==> flow/design.v <==
module instruction_decoder (
    input  logic [31:0] instr,
    output logic is_set_height,
    output logic is_set_weight,
    output logic is_calc_bmi,
    output logic is_calc_bmr,
    output logic [31:25] funct7,  
    output logic [31:20] imm,  
    output logic [24:20] rs2,    
    output logic [19:15] rs1,   
    output logic [11:7] rd  
);
    logic [6:0] opcode;
    assign opcode = instr[6:0];
    logic [14:12] w_h;
    assign w_h = instr[14:12];
    assign is_set_height = (opcode == 7'b0001011) & (w_h == 3'b000);
    assign is_set_weight = (opcode == 7'b0001011) & (w_h == 3'b001);
    assign is_calc_bmi   = (opcode == 7'b0001101);
    assign is_calc_bmr   = (opcode == 7'b0001110);
    assign imm = instr[31:20];
    assign rd = instr[11:7];
    assign rs2 = instr[24:20];
    assign rs1 = instr[19:15];
    assign funct7 = (is_calc_bmr)?instr[31:25]:7'b0;
endmodule
module memory (
    input  logic        clk,
    input  logic        reset,
    input  logic        we_height,
    input  logic        we_weight,
    input  logic [4:0]  user_index,
    input  logic [31:0] data_in,
    output logic [31:0] height_out,
    output logic [31:0] weight_out
);
    reg [31:0] mem_height [0:31];
    reg [31:0] mem_weight [0:31];
    always @(posedge clk or posedge reset) begin
         if (reset) begin
           for (int i = 0; i < 32; i++) begin
                mem_height[i] <= 32'd0;     
                mem_weight[i] <= 32'd0;      
            end
        end else begin
            if (we_height) mem_height[user_index] <= data_in;
            if (we_weight) mem_weight[user_index] <= data_in;
        end
    end
    assign height_out = mem_height[user_index];
    assign weight_out = mem_weight[user_index];
endmodule
module alu (
    input logic is_calc_bmi,
    input logic is_calc_bmr,
    input logic [31:0] height,   
    input logic [31:0] weight,   
    input logic [6:0] funct7,    
    output logic [31:0] result
);
    logic [31:0] bmi;
    logic [31:0] bmr;
    logic [31:0] height_mm;
    logic [31:0] height_m2;
    logic [31:0] weight_x10000;  
    logic [5:0] age;
    logic gender;  
    assign gender = funct7[6];
    assign age = funct7[5:0];
    always@(*)begin
        height_mm = height * 10;  
        height_m2 = (height_mm * height_mm) / 10000;  
        weight_x10000 = weight * 10000;
        bmi = 0;
        bmr = 0;
        if (is_calc_bmi) begin
            if (height_m2 != 0)
                bmi = weight_x10000 / height_m2;   
            else
                bmi = 0;
            result = bmi;
        end
        else if (is_calc_bmr) begin
            bmr = (10 * weight) + (625 * height / 100) - (5 * age);
            if (gender)
                bmr = bmr + 5;
            else
                bmr = bmr - 161;
            result = bmr;
        end
        else begin
            result = 0;   
        end
    end
endmodule
module top (
    input  logic        clk,
    input  logic        reset,
    input  logic [31:0] instr,
    output logic [31:0] result
);
    logic is_set_height;
    logic is_set_weight;
    logic is_calc_bmi;
    logic is_calc_bmr;
    logic [31:25] gender_age;
    logic [31:20] imm;  
    logic [24:20] rs2;    
    logic [19:15] rs1;   
    logic [11:7] rd;  
    logic [31:0] height_out;
    logic [31:0] weight_out;
    logic [31:0] alu_result;
    logic [4:0]  user_index;
    instruction_decoder u_decoder(.instr(instr),
        .is_set_height(is_set_height),
        .is_set_weight(is_set_weight),
        .is_calc_bmi(is_calc_bmi),
        .is_calc_bmr(is_calc_bmr),
        .funct7(gender_age),  
        .imm(imm),  
        .rs2(rs2),    
        .rs1(rs1),   
        .rd(rd)  
        );
    logic [31:0] imm_extended;
    assign imm_extended = {{20{imm[31]}}, imm};  
    assign user_index = (is_set_height | is_set_weight) ? rd : rs1;
    memory user_memory(.clk(clk),
        .reset(reset),
        .we_height(is_set_height),
        .we_weight(is_set_weight),
        .user_index(user_index),
        .data_in(imm_extended),
        .height_out(height_out),
        .weight_out(weight_out));
    alu health_alu (
        .is_calc_bmi(is_calc_bmi),
        .is_calc_bmr(is_calc_bmr),
        .height(height_out),
        .weight(weight_out),
        .funct7(gender_age),
        .result(alu_result)
    );
    always @(posedge clk or posedge reset) begin
        if (reset)
            result <= 32'd0;
        else
            result <= alu_result;
    end
endmodule
### Tool chain data of top

The steps from the RTL of top to its reports follow in flow order.
Lines are those of the file above, counted from 1.
Library cell names are shortened.
A cell with n/a has no value.

| design | value |
|---|---|
| top | top |
| clock port | clk |
| library | sky130hd |
| corner | tt_025C_1v80 |

### Elaborated design

Source: Yosys, flattened and elaborated. Widths are those after wreduce. Registers that Yosys merges into a memory's read port (data or address) are not register bits. Print and check cells do not count. Equal cells are merged and count once.

| storage and ports | value |
|---|---|
| flip-flop bits (word level) | 800 |
| cells after elaboration | 191 |
| output and inout bits | 32 |
| bits of input ports | 34 |

| cells by class | value |
|---|---|
| multipliers | 6 |
| muxes and demuxes | 8 |
| add/sub/neg operators | 4 |
| div/mod/pow operators | 3 |
| bitwise logic cells | 3 |
| reduce/logical cells | 67 |
| equality and inequality tests | 35 |

Operators by type and width:

| cell | number |
|---|---|
| 32-bit case mux with 32-bit select | 2 |
| 32-bit by 32-bit divider with 32-bit output | 1 |
| 31-bit by 31-bit multiplier with 30-bit output | 1 |
| 32-bit by 14-bit divider with 32-bit output with constant B | 1 |
| 10-bit by 32-bit multiplier with 32-bit output with constant A | 1 |
| 32-bit by 10-bit multiplier with 28-bit output with constant B | 1 |
| 32-bit by 7-bit divider with 32-bit output with constant B | 1 |
| 2-bit AND reduction | 64 |
| 32-bit 2-to-1 mux | 4 |
| 3-bit by 32-bit multiplier with 31-bit output with constant A | 1 |
| 32-bit by 3-bit multiplier with 31-bit output with constant B | 1 |
| 5-bit == test with constant B | 16 |
| 5-bit by 4-bit == test with 1-bit output with constant B | 8 |
| 32-bit by 3-bit adder with 32-bit output with constant B | 1 |
| 32-bit adder | 1 |
| 32-bit subtractor | 1 |
| 32-bit by 8-bit subtractor with 32-bit output with constant B | 1 |
| 32-bit nonzero test | 1 |
| 3-bit by 6-bit multiplier with 9-bit output with constant A | 1 |
| 7-bit by 4-bit == test with 1-bit output with constant B | 3 |
| 5-bit by 3-bit == test with 1-bit output with constant B | 4 |
| 5-bit by 2-bit == test with 1-bit output with constant B | 2 |
| 7-bit 2-to-1 mux | 1 |
| 5-bit by 1-bit == test with 1-bit output with constant B | 1 |
| 5-bit zero test | 1 |
| 5-bit 2-to-1 mux | 1 |
| 3-bit by 1-bit == test with 1-bit output with constant B | 1 |
| 3-bit zero test | 1 |

Not listed: further kinds 2, cells in them 3.

### Logic depth

Longest topological path by Yosys (ltp), each cell counted once; first at word level (registers and memories cut), then after technology mapping (sequential cells cut; the memories' decode and read muxes count).

| depth | value |
|---|---|
| depth in word-level cells | 14 |
| ABC_AREA | 0 |
| gate-level depth with buffers | 1,085 |
| depth with buffers taken out | 995 |

### After synthesis

Yosys stat after the flow's synthesis: flattened, memories mapped to cells. It holds for the ABC_AREA given above (unset counts as 0); a run with the other value may have another netlist.
Totals and module areas in this step are rounded.

Cell types:

| cell | number | area in all (um^2) |
|---|---|---|
| dfrtp_1 | 800 | 20,019.2 |
| ha_1 | 1,056 | 1.32E+04 |
| mux2_2 | 881 | 9.92E+03 |
| fa_1 | 396 | 7.93E+03 |
| xnor2_1 | 662 | 5.8E+03 |
| a21oi_1 | 1,093 | 5.47E+03 |
| nor2_1 | 1,052 | 3.95E+03 |
| inv_1 | 1,033 | 3.88E+03 |
| nand2_1 | 809 | 3.04E+03 |
| xor2_1 | 274 | 2.4E+03 |
| a21o_1 | 310 | 2.33E+03 |
| o21ai_0 | 408 | 2.04E+03 |
| o21bai_1 | 244 | 1.83E+03 |
| nand3_1 | 278 | 1.39E+03 |
| nor3_1 | 278 | 1.39E+03 |
| clkbuf_1 | 367 | 1.38E+03 |
| mux2i_1 | 121 | 1.21E+03 |
| o21a_1 | 153 | 1.15E+03 |

Not listed: further types 171, cells in them 2837.

| synthesis totals | value |
|---|---|
| synthesis area | 111,000 um^2 |
| sequential area | 20,000 um^2 |
| buffer cells | 541 |
| flip-flops | 800 |
| cell count | 13,052 |

The figures by module come from a second, unflattened synthesis with its own total; it is not the netlist above.

| unflattened totals | value |
|---|---|
| cells (unflattened synthesis) | 16,584 |
| area (unflattened synthesis) | 166,000 um^2 |

Rows give one instance, submodules left out.

By module:

| module | area (um^2) | cells | sequential area (um^2) | instances |
|---|---|---|---|---|
| memory | 91,600 | 6,917 | 51,200 | 1 |
| alu | 72,800 | 9,574 | 0.0 | 1 |
| top | 872 | 39 | 801 | 1 |
| instruction_decoder | 444 | 54 | 0.0 | 1 |

### Worst setup path after synthesis

Source: OpenSTA report_checks on the synthesized netlist (no wires, ideal clock, input and output delay 20% of the period each), path of least setup slack; recovery checks are left aside. Register names are those of the netlist, which keeps one name where synthesis merged equal registers.

| timing path after synthesis | value |
|---|---|
| path type | input port to flip-flop |
| from | input port instr[5] |
| to | register result[0] |
| data required time | 249.856 ns |
| driving pins on the path | 1,032 |
| arrival | 233.604 ns |
| library setup time | 0.144 ns |
| setup slack | 16.252 ns |
| buffers on the path | 103 |
| external input delay | 50.000 ns |
| path delay | 183.748 ns |
| time at the first pin | 50.000 ns |
| clock period | 250.0 ns |
| synthesis period reached | 233.748 ns |

"path delay" is the arrival time less input delay plus setup time.
"driving pins on the path" counts driving pins, that of a launching flip-flop among them; a cell with two outputs on the path counts twice.
"synthesis period reached" = period - worst setup slack (recovery checks aside). The figure is calculated, with input and output delays left at 20% of the set period.
Between the ends stands the longest chain of elaborated cells between them, by number of cells; it is not shown to be the way that was timed. Of several equally long chains one is given.
A line is the first line of the expression or statement that the cell stems from. Yosys adds cells for indexed reads and writes and turns some case tables into memories.

| on the way, after synthesis | value |
|---|---|
| path through | or4b_1 nor3_2 clkbuf_1 buf_2 clkbuf_1 o21ai_0 nand2_1 clkbuf_1 buf_1 buf_1 buf_1 nor2_1 a21oi_1 ha_1 ha_1 a21oi_1 o21bai_1 a21oi_1 [... 996 more ...] buf_8 nor2_2 a21oi_1 ha_1 a21oi_1 nor2b_1 o21ai_0 nand2b_1 a21oi_1 nor2b_1 o21ai_0 nand2b_1 a21oi_1 o21ai_0 o2111ai_1 o21ai_0 o32ai_1 a22oi_1 |
| cells in the longest elaborated chain | 14 |
| elaborated cells between the ends (all ways) | 59 |
| classes of those cells | add/sub (4); mul (5); div (3); eq/ne (34); mux (8); logic (3); reduce/logical (2) |

RTL lines, path after synthesis:

| element | RTL line | RTL |
|---|---|---|
| from (decl) | 99 | `input  logic [31:0] instr,` |
| 7-bit by 4-bit == test with 1-bit output | 17 | `assign is_set_height = (opcode == 7'b0001011) & (w_h == 3'b000);` |
| 1-bit bitwise AND | 17 |  |
| 1-bit OR | 128 | `assign user_index = (is_set_height \| is_set_weight) ? rd : rs1;` |
| 5-bit 2-to-1 mux | 128 |  |
| 5-bit == test | 50 | `assign height_out = mem_height[user_index];` |
| 32-bit case mux with 32-bit select | 50 |  |
| 10-bit by 32-bit multiplier with 32-bit output | 84 | `bmr = (10 * weight) + (625 * height / 100) - (5 * age);` |
| 32-bit by 7-bit divider with 32-bit output | 84 |  |
| 32-bit adder | 84 |  |
| 32-bit subtractor | 84 |  |
| 32-bit by 8-bit subtractor with 32-bit output | 88 | `bmr = bmr - 161;` |
| 32-bit 2-to-1 mux | 85 | `if (gender)` |
| 32-bit 2-to-1 mux | 83 | `else if (is_calc_bmr) begin` |
| 32-bit 2-to-1 mux | 76 | `if (is_calc_bmi) begin` |
| to (assign) | 147 | `result <= 32'd0;` |
| to (assign) | 149 | `result <= alu_result;` |
| to (decl) | 100 | `output logic [31:0] result` |

### Timing after layout

Path of least setup slack in the final report of stored run 2 (OpenROAD, finished layout, wires in). Where an end is a register, its clock arrival counts in the times.

| timing path post-layout | value |
|---|---|
| path type | input port to flip-flop |
| from | input port instr[14] |
| to | register result[0] |
| arrival | 236.00 ns |
| driving pins on the path | 955 |
| setup slack | 14.60 ns |
| clock period | 250.0 ns |
| time at the first pin | 50.00 ns |
| external input delay | 50.00 ns |
| buffers on the path | 17 |
| data required time | 250.60 ns |
| library setup time | 0.14 ns |

Between the ends stands the longest chain of elaborated cells between them, by number of cells; it is not shown to be the way that was timed. Of several equally long chains one is given.

| on the way, post-layout | value |
|---|---|
| path through | clkdlybuf4s50_1 nor4b_4 buf_4 and3_4 buf_4 mux2i_4 buf_4 nor4b_1 nand2_2 buf_4 nand4b_1 o22ai_4 inv_1 ha_1 ha_1 a21o_1 a21oi_1 o21bai_1 [... 919 more ...] o21bai_1 a21oi_2 nand4_4 mux2_4 ha_1 nor2b_1 o21ai_0 nand2b_1 a21oi_1 nor2b_1 o21ai_0 nand2b_1 a21oi_1 o21ai_0 o2111ai_1 o21ai_0 o32ai_1 a22oi_1 |
| cells in the longest elaborated chain | 14 |
| elaborated cells between the ends (all ways) | 56 |
| classes of those cells | add/sub (4); mul (4); div (3); eq/ne (32); mux (7); logic (3); reduce/logical (3) |

RTL lines, path post-layout:

| element | RTL line | RTL |
|---|---|---|
| from (decl) | 99 | `input  logic [31:0] instr,` |
| 3-bit zero test | 17 | `assign is_set_height = (opcode == 7'b0001011) & (w_h == 3'b000);` |
| 1-bit bitwise AND | 17 |  |
| 1-bit OR | 128 | `assign user_index = (is_set_height \| is_set_weight) ? rd : rs1;` |
| 5-bit 2-to-1 mux | 128 |  |
| 5-bit == test | 50 | `assign height_out = mem_height[user_index];` |
| 32-bit case mux with 32-bit select | 50 |  |
| 10-bit by 32-bit multiplier with 32-bit output | 84 | `bmr = (10 * weight) + (625 * height / 100) - (5 * age);` |
| 32-bit by 7-bit divider with 32-bit output | 84 |  |
| 32-bit adder | 84 |  |
| 32-bit subtractor | 84 |  |
| 32-bit by 8-bit subtractor with 32-bit output | 88 | `bmr = bmr - 161;` |
| 32-bit 2-to-1 mux | 85 | `if (gender)` |
| 32-bit 2-to-1 mux | 83 | `else if (is_calc_bmr) begin` |
| 32-bit 2-to-1 mux | 76 | `if (is_calc_bmi) begin` |
| to (assign) | 147 | `result <= 32'd0;` |
| to (assign) | 149 | `result <= alu_result;` |
| to (decl) | 100 | `output logic [31:0] result` |

==> results <==
Flow measurements of top on sky130hd: 6 stored runs with different settings, listed in no order. Input and output delays are each 20% of the period that was set; the output load is 0.01 pF.
The measured numbers are rounded.
A setting shown as n/a is not set for that run.
Among the results, n/a means that no value is shown for the run.

| stored run | ABC_AREA | CAP_MARGIN | CELL_PAD_IN_SITES_DETAIL_PLACEMENT | CELL_PAD_IN_SITES_GLOBAL_PLACEMENT | CORE_ASPECT_RATIO | CORE_UTILIZATION | CTS_CLUSTER_DIAMETER | GPL_TIMING_DRIVEN | MAX_ROUTING_LAYER | MIN_ROUTING_LAYER | PLACE_DENSITY | SETUP_SLACK_MARGIN | SLEW_MARGIN | TNS_END_PERCENT | period_ns | CORE_MARGIN | PLACE_DENSITY_LB_ADDON | CTS_CLUSTER_SIZE | GPL_ROUTABILITY_DRIVEN | post-route setup TNS (ns) | die size (um^2) | setup slack of the worst path (ns) | post-layout utilization (%) | standard-cell area after layout (um^2) | post-synthesis cell area (um^2) |
|---|---|---|---|---|---|---|---|---|---|---|---|---|---|---|---|---|---|---|---|---|---|---|---|---|---|
| stored run 1 | 1 | 25 | 0 | 0 | 0.63 | 43 | 399 | 0 | met4 | met2 | 0.91 | -1.6 | 10 | 80 | 143.0 | 2 | n/a | n/a | n/a | n/a | n/a | n/a | n/a | n/a | n/a |
| stored run 2 | n/a | 20 | n/a | n/a | n/a | 40 | n/a | n/a | n/a | n/a | n/a | n/a | 20 | n/a | 250.0 | 2 | n/a | n/a | n/a | 0.000 | 281,000 | 14.6 | 43.4 | 120,000 | 111,000 |
| stored run 3 | n/a | 35 | 2 | 0 | 0.79 | 43 | 399 | n/a | met4 | n/a | n/a | -1.6 | 20 | n/a | 143.0 | 2 | 0.07 | n/a | n/a | n/a | n/a | n/a | n/a | n/a | n/a |
| stored run 4 | n/a | 20 | n/a | n/a | n/a | 40 | n/a | n/a | n/a | n/a | n/a | 5.0 | 20 | n/a | 240.0 | 2 | n/a | n/a | n/a | 0.000 | 281,000 | 17.6 | 44.2 | 122,000 | 111,000 |
| stored run 5 | 0 | 20 | 1 | 1 | n/a | 61 | 397 | 0 | n/a | met1 | n/a | 5.0 | 20 | 25 | 250.0 | 2 | n/a | 17 | 0 | n/a | n/a | n/a | n/a | n/a | n/a |
| stored run 6 | n/a | 20 | n/a | 0 | n/a | 43 | 399 | n/a | met5 | n/a | n/a | n/a | 20 | n/a | 143.0 | 2 | 0.07 | n/a | n/a | -221 | 262,000 | -40.2 | 63.8 | 164,000 | 111,000 |

Stored run 1: unfinished; error GRT-0116 in routing
Stored run 3: unfinished; error DPL-0033 in placement
Stored run 5: unfinished; error GRT-0116 in routing
